==> flow/design.v <==
module hbridgecontroller(
input PCLK, 				 
input PRESERN, 				 
input PSEL, 				 
input PENABLE, 				 
output wire PREADY, 		 
output wire PSLVERR,		 
input PWRITE,				 
input [31:0] PADDR,			 
input wire [31:0] PWDATA,	 
output reg [31:0] PRDATA,	 
output reg motor1_pwm,
output reg motor2_pwm,
output reg [1:0] motor1_ctrl,
output reg [1:0] motor2_ctrl
); 
assign PSLVERR = 0;
assign PREADY = 1;
wire write_enable = (PENABLE && PWRITE && PSEL);
wire read_enable = (!PWRITE && PSEL); 
wire M1CTRL_WRITE = write_enable && (PADDR[15:0] == 16'h0000);
wire M1CTRL_READ = read_enable && (PADDR[15:0] == 16'h0000);
wire M2CTRL_WRITE = write_enable && (PADDR[15:0] == 16'h0004);
wire M2CTRL_READ = read_enable && (PADDR[15:0] == 16'h0004);
wire M1SPEED_WRITE = write_enable && (PADDR[15:0] == 16'h0008);
wire M1SPEED_READ = read_enable && (PADDR[15:0] == 16'h0008);
wire M2SPEED_WRITE = write_enable && (PADDR[15:0] == 16'h000c);
wire M2SPEED_READ = read_enable && (PADDR[15:0] == 16'h000c);
reg [31:0] counter;
parameter PWM_PERIOD = 200000;   
reg [31:0] M1_duty, M2_duty;
reg [31:0] M1_duty_v, M2_duty_v;
always @(posedge PCLK)
begin
    if (!PRESERN) counter = 0;
    else if (counter >= PWM_PERIOD) counter = 0;
    else counter = counter + 1;
    if (counter < M1_duty && M1_duty > (PWM_PERIOD >> 4)) motor1_pwm <= 1;
    else motor1_pwm <= 0;
    if (counter < M2_duty && M2_duty > (PWM_PERIOD >> 4)) motor2_pwm <= 1;
    else motor2_pwm <= 0;
end
always @(posedge PCLK)
begin
    M1_duty_v = M1_duty;
    M2_duty_v = M2_duty;
	if(!PRESERN)
	begin
        M1_duty_v = 0;
        M2_duty_v = 0;
        motor1_ctrl = 2'b10;
        motor2_ctrl = 2'b10;
    end
    if (M1CTRL_WRITE)
    begin
        if (PWDATA != 0) motor1_ctrl = 2'b01;
        else motor1_ctrl = 2'b10;
    end
    else if (M1CTRL_READ)
    begin
        if (motor1_ctrl == 2'b10) PRDATA = 1;
        else PRDATA = 0;
    end
    if (M2CTRL_WRITE)
    begin
        if (PWDATA != 0) motor2_ctrl = 2'b01;
        else motor2_ctrl = 2'b10;
    end
    else if (M2CTRL_READ)
    begin
        if (motor2_ctrl == 2'b10) PRDATA = 1;
        else PRDATA = 0;
    end
    else if (M1SPEED_WRITE) 
    begin
        M1_duty_v = (PWM_PERIOD * PWDATA[15:0]) >> 8;
        if (M1_duty_v > PWM_PERIOD) M1_duty_v = PWM_PERIOD;
    end
    else if (M1SPEED_READ) PRDATA = ( M1_duty_v / PWM_PERIOD );
    else if (M2SPEED_WRITE) 
    begin
        M2_duty_v = (PWM_PERIOD * PWDATA[15:0]) >> 8;
        if (M2_duty_v > PWM_PERIOD) M2_duty_v = PWM_PERIOD;
    end
    else if (M2SPEED_READ) PRDATA = ( M2_duty_v / PWM_PERIOD );
    M1_duty <= M1_duty_v;
    M2_duty <= M2_duty_v;
end
endmodule
# From RTL to reports: hbridgecontroller
# What the tools print for hbridgecontroller, step after step.
# Lines are those of the file above, counted from 1.
# Operators: Yosys type, input widths -> output width; for muxes data width and select width s.
# Library cell names are shortened.
# The mark n/a stands for no value.
# setup
design	hbridgecontroller
clock_port	PCLK
cell_library	sky130hd
pvt_corner	tt_025C_1v80

# Elaborated design
# Counts by Yosys on the flattened word-level netlist (proc, flatten, opt, wreduce; memories kept). Register bits leave out memories and registers merged into their read ports (data or address); mux counts leave out enables and synchronous resets folded into registers. Print and check cells are left out. Cells with the same type and inputs are merged into one.
# word_totals
regBits	134
input_bits	69
out_inout_bits	40
elab_cells	69
# classes
n_addsub	1
multipliers	1
div	2
n_cmp	6
equal	5
n_mux	30
n_reduce_logical	16
# ops
op	count
$div 32x18->32 const B	2
$mux 32	20
$mul 12x16->26 const A	1
$gt 32x14->1 const B	2
$lt 32x32->1	2
$eq 16x4->1 const B	2
$add 32x1->32 const B	1
$ge 32x18->1 const B	1
$reduce_bool 32->1	1
$gt 24x18->1 const B	1
$mux 24	1
$eq 16x3->1 const B	1
$logic_not 16->1	1
$logic_and 1x1->1	13
$mux 2	5
$eq 2x2->1 const B	2
$mux 1	4
$logic_not 1->1	1

# Longest topological paths
# Longest topological path by Yosys (ltp), each cell counted once; first at word level (registers and memories cut), then after technology mapping (sequential cells cut; the memories' decode and read muxes count).
# depth
word_depth	11
ABC_AREA	1
depth_mapped	133
ltp_nobuf	127

# Netlist
# The flow's flattened synthesis, as Yosys stat reports it; memories are mapped. The netlist is that of the ABC_AREA named above (0 if unset); the other value can give another one.
# The area totals of this step are shown rounded.
# synth_totals
mapped_cells	2471
yosys_area_mm2	0.017
seq_area_mm2	0.0027
ff_cells	134
# types
type	count
dfxtp_1	134
ha_1	165
nand2_1	531
inv_1	395
nand2_4	103
fa_1	44
nand2_2	136
nand3_1	170
o21ai_0	116
xor2_1	58
nor2_1	119
a21oi_1	83
nor2_4	29
nand3_2	29
nand4_1	39
buf_12	9
nand3_4	10
nand2_8	8
# Other cell types: 64; their cells: 293.

# Timing after synthesis
# OpenSTA on the mapped netlist: ideal clock, no wires. The path of least setup slack (recovery checks aside). Input and output delay are each 20% of the period. Register names are those of the netlist, which keeps one name where synthesis merged equal registers.
# synth_timing
path_type	in2reg
start	input port PADDR[15]
end	register PRDATA[0]
period_ns	30.0
arrival_time_ns	17.120
slack_ns	12.768
delay_ns	11.232
path_stages	119
path_buffers	12
synth_period_reached_ns	17.232
# "delay_ns" = arrival - input delay + setup time.
# "path_stages" counts driving pins, that of a launching flip-flop among them; a cell with two outputs on the path counts twice.
# "synth_period_reached_ns" is the clock period less the worst setup slack; recovery checks do not enter. This is arithmetic on one report: input and output delays are still those of the set period (20% each).
# A register here has more assigning lines than the two given.
# synth_via
cell_sequence	nor2_1 -> nand2_1 -> nor2_4 -> nand3_4 -> buf_6 -> nand2_1 -> nand2_1 -> nor2_1 -> nand2_1 -> nor2_2 -> nand2_2 -> nand2_4 -> inv_4 -> o21ai_1 -> nand2_1 -> nor2_4 -> nand2_2 -> nand2_4 -> [83 not listed] -> nor2_4 -> nand2_4 -> nand2_4 -> nand2_4 -> buf_12 -> nand2_2 -> nand2_1 -> clkinv_2 -> nand2_2 -> nor2_1 -> nand3_2 -> nand2_2 -> nand3_2 -> xor2_1 -> nor2_2 -> nand2_1 -> nand2_1 -> nand2_1
cells_between	20
classes_between	3 x eq/ne; 8 x mux; 9 x reduce/logical
# synth_lines
item	line_no	rtl
from (decl)	9	input [31:0] PADDR,
to (assign)	79	else if (M1SPEED_READ) PRDATA = ( M1_duty_v / PWM_PERIOD );
to (assign)	85	else if (M2SPEED_READ) PRDATA = ( M2_duty_v / PWM_PERIOD );
to (decl)	11	output reg [31:0] PRDATA,
# Chain of elaborated cells between the ends: none given.

# Timing after layout
# From the final timing report of run D: the path of least setup slack in the routed layout; clock arrival at registers is part of the times.
# layout_timing
path_type	in2reg
start	input port PRESERN
end	register PRDATA[0]
period_ns	30.0
arrival_time_ns	20.75
slack_ns	9.58
path_stages	107
path_buffers	9
# A register here has more assigning lines than the two given.
# layout_via
cell_sequence	clkdlybuf4s50_1 -> clkbuf_1 -> inv_1 -> o21ai_0 -> o21ai_1 -> nor2_4 -> nand2_4 -> inv_4 -> nand2_1 -> o21ai_2 -> nand2_2 -> nand2_2 -> nand2_4 -> nand2_8 -> nand2_8 -> o21ai_1 -> nand2_1 -> nand2_2 -> [71 not listed] -> nand2_4 -> nand2_4 -> nand2_4 -> buf_12 -> nand2_4 -> nand4_1 -> nor2_1 -> nand3_2 -> nand2_2 -> nand2_1 -> o21ai_1 -> inv_1 -> nand2_1 -> nand2_1 -> nand2_1 -> nand2_1 -> nand2_1 -> nand2_1
cells_between	18
cone_lines	11
classes_between	2 x div; 2 x eq/ne; 14 x mux
# layout_lines
item	line_no	rtl
from (decl)	3	input PRESERN,
to (assign)	79	else if (M1SPEED_READ) PRDATA = ( M1_duty_v / PWM_PERIOD );
to (assign)	85	else if (M2SPEED_READ) PRDATA = ( M2_duty_v / PWM_PERIOD );
to (decl)	11	output reg [31:0] PRDATA,
# Chain of elaborated cells between the ends: none given.

# Module hbridgecontroller, platform sky130hd: 5 stored runs of the flow (Yosys, OpenROAD) with differing settings, in no particular order. Input and output delays are each 20% of the period that was set; the output load is 0.01 pF.
# "achieved_period_ns" = clock period - worst setup slack. The figure is calculated, with input and output delays left at 20% of the set period.
# By "total_power_uw" is meant OpenSTA's value without simulated activity: inputs other than the clock are taken to toggle once in ten clock periods, and the tool carries that through the logic.
# Measured values are rounded.
# Among the settings, - means not set for that run.
# Results: - = not shown.
run	ABC_AREA	CELL_PAD_IN_SITES_DETAIL_PLACEMENT	CELL_PAD_IN_SITES_GLOBAL_PLACEMENT	CORE_UTILIZATION	CTS_CLUSTER_DIAMETER	PLACE_DENSITY_LB_ADDON	SETUP_SLACK_MARGIN	SLEW_MARGIN	period_ns	CAP_MARGIN	CORE_MARGIN	CORE_ASPECT_RATIO	GPL_ROUTABILITY_DRIVEN	TNS_END_PERCENT	MIN_ROUTING_LAYER	PLACE_DENSITY	CTS_CLUSTER_SIZE	GPL_TIMING_DRIVEN	timing.hold.ws_ns	setup_worst_slack_ns	die_mm2	ys_area_mm2	finalUtil_frac	total_power_uw	achieved_period_ns
run A	1	2	0	52	71	0.16	-1.91	20	33.1	20	2	-	-	-	-	-	-	-	-	-	-	-	-	-	-
run B	0	1	-	68	-	0.08	-	20	42.0	20	2	1.34	0	40	-	-	-	-	-	-	-	-	-	-	-
run C	1	1	2	59	126	-	-	20	27.9	20	2	-	0	50	met2	0.72	-	-	-	-	-	-	-	-	-
run D	1	2	2	32	-	-	-	35	30.0	0	8	1.66	1	-	met1	-	20	0	0.45	9.6	0.063	0.017	0.37	710	20.420
run E	0	2	-	62	-	0.02	-	20	34.3	20	2	-	-	30	-	-	47	0	-	-	-	-	-	-	-
# Run A: not finished: placement ended with error DPL-0033
# Run B: not finished: placement ended with error DPL-0033
# Run C: not finished: placement ended with error GPL-0301
# Run E: not finished: placement ended with error DPL-0033
